==> flow/design.v <==
module OneBitAdder (
  input A,
  input B,
  input cin,
  output sum,
  output cout
);
  assign sum = (A ^ B) ^ cin;
  assign cout = ((A ^ B) & cin) | (A & B);
endmodule
module Adder_2_bits (
  input [1:0] bit_1, bit_2,
  input c_in,
  output [1:0] s,
  output c_out
);
  wire c0;  
  OneBitAdder birler (.A(bit_1[0]), .B(bit_2[0]), .cin(c_in), .sum(s[0]), .cout(c0));
  OneBitAdder onlar (.A(bit_1[1]), .B(bit_2[1]), .cin(c0), .sum(s[1]), .cout(c_out));
endmodule
module Adder_4_bits (
  input [3:0] bit_1, bit_2,
  input c_in,
  output [3:0] s,
  output c_out
);
  wire  c0;  
  Adder_2_bits a_2_0 (.bit_1(bit_1[1:0]), .bit_2(bit_2[1:0]), .c_in(c_in), .s(s[1:0]), .c_out(c0));
  Adder_2_bits a_2_1 (.bit_1(bit_1[3:2]), .bit_2(bit_2[3:2]), .c_in(c0), .s(s[3:2]), .c_out(c_out));
endmodule
module Adder_8_bits (
  input [7:0] bit_1, bit_2,
  input c_in,
  output [7:0] s,
  output c_out
);
  wire  c0;  
  Adder_4_bits a_4_0 (.bit_1(bit_1[3:0]), .bit_2(bit_2[3:0]), .c_in(c_in), .s(s[3:0]), .c_out(c0));
  Adder_4_bits a_4_1 (.bit_1(bit_1[7:4]), .bit_2(bit_2[7:4]), .c_in(c0), .s(s[7:4]), .c_out(c_out));
endmodule
  module Adder_10_bits(
  input [9:0] bit_1,bit_2, 
  input c_in,
  output [9:0] s,
  output c_out
);
 wire  c0;  
   Adder_8_bits a_8 (.bit_1(bit_1[7:0]), .bit_2(bit_2[7:0]), .c_in(c_in), .s(s[7:0]), .c_out(c0));
   Adder_2_bits a_2 (.bit_1(bit_1[9:8]), .bit_2(bit_2[9:8]), .c_in(c0), .s(s[9:8]), .c_out(c_out));
endmodule
module Adder_16_bits (
  input [15:0] bit_1, bit_2,
  input c_in,
  output [15:0] s,
  output c_out
);
  wire  c0;  
  Adder_8_bits a_8_0 (.bit_1(bit_1[7:0]), .bit_2(bit_2[7:0]), .c_in(c_in), .s(s[7:0]), .c_out(c0));
  Adder_8_bits a_8_1 (.bit_1(bit_1[15:8]), .bit_2(bit_2[15:8]), .c_in(c0), .s(s[15:8]), .c_out(c_out));
endmodule
module Adder_18_bits (
  input [17:0] bit_1, bit_2,
  input c_in,
  output [17:0] s,
  output c_out
);
  wire  c0;  
  Adder_16_bits a_16 (.bit_1(bit_1[15:0]), .bit_2(bit_2[15:0]), .c_in(c_in), .s(s[15:0]), .c_out(c0));
  Adder_2_bits a_2 (.bit_1(bit_1[17:16]), .bit_2(bit_2[17:16]), .c_in(c0), .s(s[17:16]), .c_out(c_out));
endmodule
module ExtendValue (
  input [0:5] inp,
  output reg [0:17] out
);
  always @* begin
    out[12:17] = inp[0:5];
    if (inp[0] == 1'b0)
      out[0:11] = 12'b0;
    else
      out[0:11] = 12'hfff;
  end
endmodule
module Mux_Alu (
  input  [1:0] whichalu,
  input  [17:0] input_0, input_1, input_2, input_3,
  output reg [17:0] out
);
    always @ (input_0 or input_1 or input_2 or input_3 or whichalu)
    begin
	out=input_0;
	if(whichalu== 2'b01)
	   out=input_1;
	if(whichalu== 2'b10)
	   out=input_2;
	if(whichalu== 2'b11)
	   out=input_3;
    end
endmodule
module Mux_18bit (
  input wire select,
  input wire [17:0] input_1,  
  input wire [17:0] input_2,  
  output reg [17:0] out  
);
    always @ (select or input_1 or input_2)
    begin
        if (select == 1'b0)
            out = input_1;
        else
            out = input_2;
    end
endmodule
module aluselect (
    input wire [17:0] R1,
    input wire [17:0] R2,
    input wire [1:0] alu_op_type,
    output wire [17:0] result,
    output wire cout
);
    wire [17:0] add_result, and_result, nand_result, nor_result;
    Adder_18_bits adder (.bit_1(R1), .bit_2(R2), .c_in(1'b0), .s(add_result), .c_out(cout));
    assign and_result = R1 & R2;
    assign nand_result = ~(R1 & R2);
    assign nor_result = ~(R1 | R2);
    Mux_Alu m1 (
        .whichalu(alu_op_type),
        .input_0(add_result),
        .input_1(and_result),
        .input_2(nand_result),
        .input_3(nor_result),
        .out(result)
    );
endmodule
module Regfile (
  input [0:4] select_register, reg_1, reg_2,
  input [0:17] data,
  input clck, reset_enable, write_enable, clear,
  output reg [0:17] read_reg_1_value,
  output reg [0:17] read_reg_2_value
);
  reg [0:17] registers [0:15];  
  integer i;
  always @(posedge clck or posedge reset_enable) begin
    if (reset_enable) begin
      for (i = 0; i < 16; i = i + 1) begin
        registers[i] <= 18'b0;
      end
    end
    else if (clear) begin
      for (i = 0; i < 16; i = i + 1) begin
        registers[i] <= 18'b0;
      end
    end
    else if (write_enable) begin
      registers[select_register[1:4]] <= data;
    end
  end
  always @(posedge clck) begin
    read_reg_1_value <= registers[reg_1[1:4]];
    read_reg_2_value <= registers[reg_2[1:4]];
  end
endmodule
module ProgramCounter (
  input wire clk,
  input wire rst,
  input wire is_jump,
  input wire pc_enable,
  input wire next,
  input wire [9:0] address_input,
  output reg [9:0] current_address
);
  always @(posedge clk or posedge rst) begin
    if (rst) begin
      current_address <= 10'b0;
    end else begin
      if (is_jump) begin
        current_address <= current_address+address_input;
      end else if (pc_enable && next) begin
        current_address <= current_address + 1;
      end
    end
  end
endmodule
module cpu18 (
  input  wire        clk,
  input  wire        rst,
  output wire [9:0]  imem_addr,
  input  wire [17:0] imem_rdata,
  output wire [9:0]  dmem_addr,
  output wire [17:0] dmem_wdata,
  output wire        dmem_we,
  input  wire [17:0] dmem_rdata,
  output wire        halt
);
  localparam S_FETCH  = 2'd0;
  localparam S_DECODE = 2'd1;
  localparam S_EXEC   = 2'd2;
  localparam S_HALT   = 2'd3;
  reg  [1:0]  state;
  reg  [17:0] ir;
  reg         zf, cf;
  wire [9:0]  pc;
  wire [3:0] opcode = ir[17:14];
  wire [3:0] f_dst  = ir[13:10];
  wire [3:0] f_src1 = ir[9:6];
  wire [3:0] f_src2 = ir[3:0];
  wire [5:0] f_imm  = ir[5:0];
  wire [9:0] f_addr = ir[9:0];
  wire is_alu = (opcode[3:2] == 2'b00);           
  wire is_imm = (opcode[3:1] == 3'b010);          
  wire is_ld  = (opcode == 4'b0110);
  wire is_st  = (opcode == 4'b0111);
  wire is_cmp = (opcode == 4'b1000);
  wire is_jmp = (opcode >= 4'b1001) && (opcode <= 4'b1110);
  wire is_rst = (opcode == 4'b1111);
  reg taken;
  always @* begin
    case (opcode)
      4'b1001: taken = 1'b1;           
      4'b1010: taken = zf;             
      4'b1011: taken = ~zf & ~cf;      
      4'b1100: taken = cf;             
      4'b1101: taken = ~cf;            
      4'b1110: taken = cf | zf;        
      default: taken = 1'b0;
    endcase
  end
  wire exec = (state == S_EXEC);
  wire [17:0] rv1, rv2, wb_data;
  wire [3:0]  rsel1 = is_st ? f_dst : f_src1;
  Regfile regs (
    .select_register({1'b0, f_dst}),
    .reg_1({1'b0, rsel1}),
    .reg_2({1'b0, f_src2}),
    .data(wb_data),
    .clck(clk),
    .reset_enable(rst),
    .write_enable(exec & (is_alu | is_imm | is_ld)),
    .clear(exec & is_rst),
    .read_reg_1_value(rv1),
    .read_reg_2_value(rv2)
  );
  wire [17:0] imm_ext, alu_b, alu_y;
  wire        alu_cout;
  ExtendValue ext (.inp(f_imm), .out(imm_ext));
  Mux_18bit   opb (.select(is_imm), .input_1(rv2), .input_2(imm_ext), .out(alu_b));
  aluselect   alu (.R1(rv1), .R2(alu_b), .alu_op_type(opcode[1:0]), .result(alu_y), .cout(alu_cout));
  Mux_18bit   wbm (.select(is_ld), .input_1(alu_y), .input_2(dmem_rdata), .out(wb_data));
  wire do_jump = exec & is_jmp & taken;
  ProgramCounter pcr (
    .clk(clk),
    .rst(rst),
    .is_jump(do_jump),
    .pc_enable(exec),
    .next(1'b1),
    .address_input(f_addr),
    .current_address(pc)
  );
  always @(posedge clk or posedge rst) begin
    if (rst) begin
      state <= S_FETCH;
      ir    <= 18'b0;
      zf    <= 1'b0;
      cf    <= 1'b0;
    end else begin
      case (state)
        S_FETCH: begin
          ir    <= imem_rdata;
          state <= S_DECODE;
        end
        S_DECODE: state <= S_EXEC;
        S_EXEC: begin
          if (is_cmp) begin
            zf <= (rv1 == rv2);
            cf <= (rv1 < rv2);
          end else if (is_rst) begin
            zf <= 1'b0;
            cf <= 1'b0;
          end
          if (do_jump && f_addr == 10'd0)
            state <= S_HALT;
          else
            state <= S_FETCH;
        end
        default: state <= S_HALT;
      endcase
    end
  end
  assign imem_addr  = pc;
  assign dmem_addr  = f_addr;
  assign dmem_wdata = rv1;
  assign dmem_we    = exec & is_st;
  assign halt       = (state == S_HALT);
endmodule
; From RTL to reports: cpu18
; Tool output for the design above, in the order of the flow.
; Lines are those of the file above, counted from 1.
; The mark - stands for no value.
[setup]
design = cpu18
clock = clk
library = sky130hd
corner = tt_025C_1v80

; Word-level counts
; Counts by Yosys on the flattened word-level netlist (proc, flatten, opt, wreduce). Print and check cells are left out. Cells with the same type and inputs are merged into one.
[bits]
reg_bits = 356
wordCells = 299
inputBits = 38
output_inout_bits = 40
[classes]
addsub = 2
mux = 65
logic = 99
n_eq = 63
reduce_logical = 44
cmp = 3
[ops]
columns = op, count
row1 = 18-bit 2-to-1 mux, 53
row2 = 18-bit case mux with 16-bit select, 2
row3 = 4-bit == test (second input constant), 32
row4 = 4-bit by 3-bit == test with 1-bit output (second input constant), 14
row5 = 1-bit bitwise AND, 39
row6 = 2-bit nonzero test, 19
row7 = 18-bit NOT, 2
row8 = 1-bit bitwise XOR, 35
row9 = 2-bit AND reduction, 17
row10 = 4-bit by 2-bit == test with 1-bit output (second input constant), 6
row11 = 10-bit 2-to-1 mux, 2
row12 = 1-bit bitwise OR, 19
row13 = 18-bit less-than comparator, 1
row14 = 18-bit == test, 1
row15 = 18-bit bitwise AND, 1
row16 = 18-bit bitwise OR, 1
row17 = 4-bit by 1-bit == test with 1-bit output (second input constant), 3
row18 = 4-bit logical NOT, 3
row19 = 12-bit 2-to-1 mux, 1
row20 = 10-bit by 1-bit adder with 10-bit output (second input constant), 1
row21 = 10-bit adder, 1
row22 = 10-bit logical NOT, 1
row23 = 2-bit == test (second input constant), 4
row24 = 2-bit case mux with 3-bit select, 1
row25 = 1-bit case mux with 6-bit select, 1
row26 = 2-bit by 1-bit == test with 1-bit output (second input constant), 2
row27 = 2-bit logical NOT, 2
row28 = 4-bit greater-or-equal comparator (second input constant), 1
; Other operator kinds: 7; their cells: 11.

; Depth
; Depth = most cells in a row (Yosys ltp): at word level without a register or memory, in the mapped netlist without a sequential cell, where the memories' decode and read muxes count.
[logic_depth]
depth_word = 43
abc_area = 0
ltp_mapped = 31

; Netlist
; Source: synth_stat.txt of the flow (Yosys; design flattened, memories mapped). It holds for the ABC_AREA given above (unset counts as 0); a run with the other value may have another netlist.
; Totals and module areas in this step are rounded.
[mapped]
sequential_area_um2 = 8800
flip_flops = 358
yosys_area_um2 = 21000
n_buf = 176
mapped_cells = 1942
[types]
columns = cell_type, count, area_total_um2
row1 = sky130_fd_sc_hd__dfrtp_1, 321, 8.03E+03
row2 = sky130_fd_sc_hd__mux2_2, 319, 3.59E+03
row3 = sky130_fd_sc_hd__a22oi_1, 112, 840.806
row4 = sky130_fd_sc_hd__ha_1, 63, 788.256
row5 = sky130_fd_sc_hd__dfxtp_1, 36, 720.691
row6 = sky130_fd_sc_hd__nor2_1, 108, 405.389
row7 = sky130_fd_sc_hd__mux2i_1, 40, 400.384
row8 = sky130_fd_sc_hd__a22o_1, 43, 376.611
row9 = sky130_fd_sc_hd__a21oi_1, 75, 375.36
row10 = sky130_fd_sc_hd__buf_4, 47, 352.838
row11 = sky130_fd_sc_hd__fa_1, 17, 340.326
row12 = sky130_fd_sc_hd__nand2_1, 74, 277.766
row13 = sky130_fd_sc_hd__buf_2, 54, 270.259
row14 = sky130_fd_sc_hd__inv_1, 69, 258.998
row15 = sky130_fd_sc_hd__o21ai_0, 46, 230.221
row16 = sky130_fd_sc_hd__a21o_1, 27, 202.694
row17 = sky130_fd_sc_hd__a211oi_2, 15, 187.68
row18 = sky130_fd_sc_hd__a222oi_1, 17, 170.163
; Not listed: further types 67, cells in them 459.
; The figures by module come from a second, unflattened synthesis with its own total; it is not the netlist above.
[unflattened]
cells_unflattened = 2444
area_unflattened_um2 = 21000
; Rows give one instance, submodules left out.
[modules]
columns = mod, n_cells, mod_seq_area_um2, instances, mod_area_um2
row1 = Regfile, 2040, 7900, 1, 17000
row2 = cpu18, 152, 600, 1, 1600
row3 = ProgramCounter, 99, 250, 1, 830
row4 = Mux_18bit, 20, 0.0, 2, 270
row5 = Mux_Alu, 22, 0.0, 1, 480
row6 = OneBitAdder, 1, 0.0, 18, 20
row7 = aluselect, 55, 0.0, 1, 250
row8 = ExtendValue, 18, 0.0, 1, 140
row9 = Adder_16_bits, 0, 0.0, 1, 0.0
row10 = Adder_18_bits, 0, 0.0, 1, 0.0
row11 = Adder_2_bits, 0, 0.0, 9, 0.0
row12 = Adder_4_bits, 0, 0.0, 4, 0.0
row13 = Adder_8_bits, 0, 0.0, 2, 0.0

; Worst setup path after synthesis
; OpenSTA on the mapped netlist: ideal clock, no wires. The path of least setup slack (recovery checks aside). Input and output delay are each 20% of the period. Register names are those of the netlist, which keeps one name where synthesis merged equal registers.
[synth_path]
path_type = register to register
from = register ir[15]
to = register regs.registers[0][1]
clock_period_ns = 9.0
t_first_pin_ns = 0.000
t_required_ns = 8.936
arrival_ns = 9.811
setup_slack_ns = -0.875
setup_time_ns = 0.064
delay_ns = 9.875
driving_pins = 31
period_less_setup_slack_ns = 9.875
; "delay_ns" is the arrival time less input delay plus setup time.
; "driving_pins": output pins that drive a net of the path, with the launching flip-flop's if there is one; two outputs of one cell count as two.
; "period_less_setup_slack_ns" is the clock period less the worst setup slack; recovery checks do not enter. This is arithmetic on one report: input and output delays are still those of the set period (20% each).
; The rows between start and end are the longest chain of elaborated cells between them; the timing report does not say that the signal goes this way. Where chains are equally long, one stands for them.
; Each line given opens the expression or statement behind the cell; cells for indexed reads and writes are added by Yosys, which also makes memories of some case tables.
; Where a signal picks the word or bit written, the line may be left out of the assigning lines.
[synth_between]
path_cell_list = sky130_fd_sc_hd__dfrtp_1 -> sky130_fd_sc_hd__buf_4 -> sky130_fd_sc_hd__buf_4 -> sky130_fd_sc_hd__buf_4 -> sky130_fd_sc_hd__or3b_2 -> sky130_fd_sc_hd__buf_2 -> sky130_fd_sc_hd__mux2_2 -> sky130_fd_sc_hd__ha_1 -> sky130_fd_sc_hd__fa_1 -> sky130_fd_sc_hd__fa_1 -> sky130_fd_sc_hd__fa_1 -> sky130_fd_sc_hd__fa_1 -> sky130_fd_sc_hd__fa_1 -> sky130_fd_sc_hd__fa_1 -> sky130_fd_sc_hd__fa_1 -> sky130_fd_sc_hd__fa_1 -> sky130_fd_sc_hd__fa_1 -> sky130_fd_sc_hd__fa_1 -> sky130_fd_sc_hd__fa_1 -> sky130_fd_sc_hd__fa_1 -> sky130_fd_sc_hd__fa_1 -> sky130_fd_sc_hd__fa_1 -> sky130_fd_sc_hd__fa_1 -> sky130_fd_sc_hd__inv_1 -> sky130_fd_sc_hd__fa_1 -> sky130_fd_sc_hd__nor2b_1 -> sky130_fd_sc_hd__a211oi_1 -> sky130_fd_sc_hd__a21oi_1 -> sky130_fd_sc_hd__a211oi_2 -> sky130_fd_sc_hd__clkbuf_2 -> sky130_fd_sc_hd__mux2_2
elab_chain_len = 41
cells_between = 88
cone_classes = eq/ne (6); mux (8); logic (71); reduce/logical (3)
[synth_rtl]
columns = element, line_no
row1 = start: declaration, 200  ; reg  [17:0] ir;
row2 = start: assignment, 262  ; ir    <= 18'b0;
row3 = start: assignment, 268  ; ir    <= imem_rdata;
row4 = 3-bit by 2-bit == test with 1-bit output, 210  ; wire is_imm = (opcode[3:1] == 3'b010);
row5 = 18-bit 2-to-1 mux, 107  ; if (select == 1'b0)
row6 = 1-bit bitwise XOR, 9  ; assign cout = ((A ^ B) & cin) | (A & B);
row7 = 1-bit bitwise AND, 9
row8 = 1-bit bitwise OR, 9
row9 = 1-bit bitwise AND, 9
row10 = 1-bit bitwise OR, 9
row11 = [27 not listed], -
row12 = 18-bit 2-to-1 mux, 91  ; if(whichalu== 2'b01)
row13 = 18-bit 2-to-1 mux, 93  ; if(whichalu== 2'b10)
row14 = 18-bit 2-to-1 mux, 95  ; if(whichalu== 2'b11)
row15 = 18-bit 2-to-1 mux, 107
row16 = 18-bit 2-to-1 mux, 155  ; registers[select_register[1:4]] <= data;
row17 = 18-bit 2-to-1 mux, 154  ; else if (write_enable) begin
row18 = 18-bit 2-to-1 mux, 149  ; else if (clear) begin
row19 = end: assignment, 146  ; registers[i] <= 18'b0;
row20 = end: assignment, 151  ; registers[i] <= 18'b0;
row21 = end: declaration, 141  ; reg [0:17] registers [0:15];

; Timing after layout
; Path of least setup slack in the final report of flow run A (OpenROAD, finished layout, wires in). Where an end is a register, its clock arrival counts in the times.
[layout_path]
path_type = register to register
from = register ir[15]
to = register regs.registers[8][1]
setup_slack_ns = 0.61
t_required_ns = 9.91
t_first_pin_ns = 0.56
setup_time_ns = 0.06
arrival_ns = 9.30
driving_pins = 32
clock_period_ns = 9.4
; The rows between start and end are the longest chain of elaborated cells between them; the timing report does not say that the signal goes this way. Where chains are equally long, one stands for them.
; Where a signal picks the word or bit written, the line may be left out of the assigning lines.
[layout_between]
path_cell_list = sky130_fd_sc_hd__dfrtp_1 -> sky130_fd_sc_hd__buf_6 -> sky130_fd_sc_hd__buf_12 -> sky130_fd_sc_hd__buf_12 -> sky130_fd_sc_hd__or3b_4 -> sky130_fd_sc_hd__buf_12 -> sky130_fd_sc_hd__mux2_4 -> sky130_fd_sc_hd__ha_4 -> sky130_fd_sc_hd__fa_2 -> sky130_fd_sc_hd__fa_2 -> sky130_fd_sc_hd__fa_2 -> sky130_fd_sc_hd__fa_2 -> sky130_fd_sc_hd__fa_2 -> sky130_fd_sc_hd__fa_2 -> sky130_fd_sc_hd__fa_2 -> sky130_fd_sc_hd__fa_2 -> sky130_fd_sc_hd__fa_2 -> sky130_fd_sc_hd__fa_2 -> sky130_fd_sc_hd__fa_2 -> sky130_fd_sc_hd__fa_2 -> sky130_fd_sc_hd__fa_2 -> sky130_fd_sc_hd__fa_2 -> sky130_fd_sc_hd__fa_2 -> sky130_fd_sc_hd__inv_2 -> sky130_fd_sc_hd__fa_2 -> sky130_fd_sc_hd__nor2b_4 -> sky130_fd_sc_hd__a211oi_2 -> sky130_fd_sc_hd__a21oi_2 -> sky130_fd_sc_hd__a211oi_4 -> sky130_fd_sc_hd__buf_6 -> sky130_fd_sc_hd__buf_6 -> sky130_fd_sc_hd__mux2_4
elab_chain_len = 41
cells_between = 88
cone_classes = eq/ne (6); mux (8); logic (71); reduce/logical (3)
[layout_rtl]
columns = element, line_no
row1 = start: declaration, 200  ; reg  [17:0] ir;
row2 = start: assignment, 262  ; ir    <= 18'b0;
row3 = start: assignment, 268  ; ir    <= imem_rdata;
row4 = 3-bit by 2-bit == test with 1-bit output, 210  ; wire is_imm = (opcode[3:1] == 3'b010);
row5 = 18-bit 2-to-1 mux, 107  ; if (select == 1'b0)
row6 = 1-bit bitwise XOR, 9  ; assign cout = ((A ^ B) & cin) | (A & B);
row7 = 1-bit bitwise AND, 9
row8 = 1-bit bitwise OR, 9
row9 = 1-bit bitwise AND, 9
row10 = 1-bit bitwise OR, 9
row11 = [27 not listed], -
row12 = 18-bit 2-to-1 mux, 91  ; if(whichalu== 2'b01)
row13 = 18-bit 2-to-1 mux, 93  ; if(whichalu== 2'b10)
row14 = 18-bit 2-to-1 mux, 95  ; if(whichalu== 2'b11)
row15 = 18-bit 2-to-1 mux, 107
row16 = 18-bit 2-to-1 mux, 155  ; registers[select_register[1:4]] <= data;
row17 = 18-bit 2-to-1 mux, 154  ; else if (write_enable) begin
row18 = 18-bit 2-to-1 mux, 149  ; else if (clear) begin
row19 = end: assignment, 146  ; registers[i] <= 18'b0;
row20 = end: assignment, 151  ; registers[i] <= 18'b0;
row21 = end: declaration, 141  ; reg [0:17] registers [0:15];

; 6 stored runs of cpu18 in the flow (synthesis by Yosys, layout by OpenROAD, sky130hd cells), in arbitrary order. Constraints: input delay and output delay 20% of the set period each, output load 0.01 pF.
; "period_reached_ns" means the clock period less the worst setup slack. The figure is calculated, with input and output delays left at 20% of the set period.
; "fin_power_mw": no workload was simulated; the value follows from the tool's default switching activity.
; Results are given in rounded form.

[flow run A: settings]
CELL_PAD_IN_SITES_GLOBAL_PLACEMENT = 3
CORE_ASPECT_RATIO = 1.54
CORE_UTILIZATION = 39
CTS_CLUSTER_SIZE = 11
GPL_TIMING_DRIVEN = 0
MAX_ROUTING_LAYER = met4
MIN_ROUTING_LAYER = met1
PLACE_DENSITY_LB_ADDON = 0.09
SETUP_SLACK_MARGIN = 2.71
SLEW_MARGIN = 30
period_ns = 9.4
CAP_MARGIN = 20
CORE_MARGIN = 2
[flow run A: results]
yosys_chip_area_um2 = 21000
total_die_area_um2 = 57000
finalCellArea_um2 = 26000
util_frac = 0.48
fin_ws_ns = 0.61
fin_tns_ns = 0.000
fin_hold_ws_ns = 0.36
fin_power_mw = 3.2
period_reached_ns = 8.791

[flow run B: settings]
CAP_MARGIN = 10
CELL_PAD_IN_SITES_DETAIL_PLACEMENT = 0
CELL_PAD_IN_SITES_GLOBAL_PLACEMENT = 2
CORE_MARGIN = 3
CORE_UTILIZATION = 55
CTS_CLUSTER_SIZE = 72
GPL_ROUTABILITY_DRIVEN = 0
GPL_TIMING_DRIVEN = 1
HOLD_SLACK_MARGIN = -0.02
MAX_ROUTING_LAYER = met4
MIN_ROUTING_LAYER = met2
TNS_END_PERCENT = 85
period_ns = 5.17
SLEW_MARGIN = 20
[flow run B: results]
outcome = not finished: routing ended with error GRT-0116

[flow run C: settings]
CORE_UTILIZATION = 54
HOLD_SLACK_MARGIN = -0.02
TNS_END_PERCENT = 80
period_ns = 9.0
CAP_MARGIN = 20
CORE_MARGIN = 2
SLEW_MARGIN = 20
[flow run C: results]
yosys_chip_area_um2 = 21000
total_die_area_um2 = 41000
finalCellArea_um2 = 24000
util_frac = 0.62
fin_ws_ns = 0.35
fin_tns_ns = 0.000
fin_hold_ws_ns = 0.35
fin_power_mw = 3.4
period_reached_ns = 8.650

[flow run D: settings]
CELL_PAD_IN_SITES_DETAIL_PLACEMENT = 1
CELL_PAD_IN_SITES_GLOBAL_PLACEMENT = 1
CORE_ASPECT_RATIO = 0.54
CORE_MARGIN = 10
CORE_UTILIZATION = 55
CTS_CLUSTER_DIAMETER = 270
GPL_TIMING_DRIVEN = 1
MAX_ROUTING_LAYER = met4
PLACE_DENSITY = 0.78
SETUP_SLACK_MARGIN = 1.21
period_ns = 10.3
CAP_MARGIN = 20
SLEW_MARGIN = 20
[flow run D: results]
yosys_chip_area_um2 = 21000
total_die_area_um2 = 47000
finalCellArea_um2 = 24000
util_frac = 0.63
fin_ws_ns = 1.5
fin_tns_ns = 0.000
fin_hold_ws_ns = 0.39
fin_power_mw = 2.9
period_reached_ns = 8.806

[flow run E: settings]
SETUP_SLACK_MARGIN = 2.03
period_ns = 8.75
CAP_MARGIN = 20
CORE_MARGIN = 2
CORE_UTILIZATION = 40
SLEW_MARGIN = 20
[flow run E: results]
yosys_chip_area_um2 = 21000
total_die_area_um2 = 55000
finalCellArea_um2 = 25000
util_frac = 0.47
fin_ws_ns = 0.47
fin_tns_ns = 0.000
fin_hold_ws_ns = 0.35
fin_power_mw = 3.5
period_reached_ns = 8.283

[flow run F: settings]
CAP_MARGIN = 10
CELL_PAD_IN_SITES_DETAIL_PLACEMENT = 2
CORE_ASPECT_RATIO = 1.96
CORE_MARGIN = 6
CTS_CLUSTER_SIZE = 31
GPL_ROUTABILITY_DRIVEN = 1
GPL_TIMING_DRIVEN = 0
MAX_ROUTING_LAYER = met4
MIN_ROUTING_LAYER = met1
SETUP_SLACK_MARGIN = 0.27
SLEW_MARGIN = 30
period_ns = 6.11
CORE_UTILIZATION = 40
[flow run F: results]
yosys_chip_area_um2 = 21000
total_die_area_um2 = 59000
finalCellArea_um2 = 26000
util_frac = 0.49
fin_ws_ns = -2.9
fin_tns_ns = -270
fin_hold_ws_ns = 0.37
fin_power_mw = 4.9
period_reached_ns = 9.038
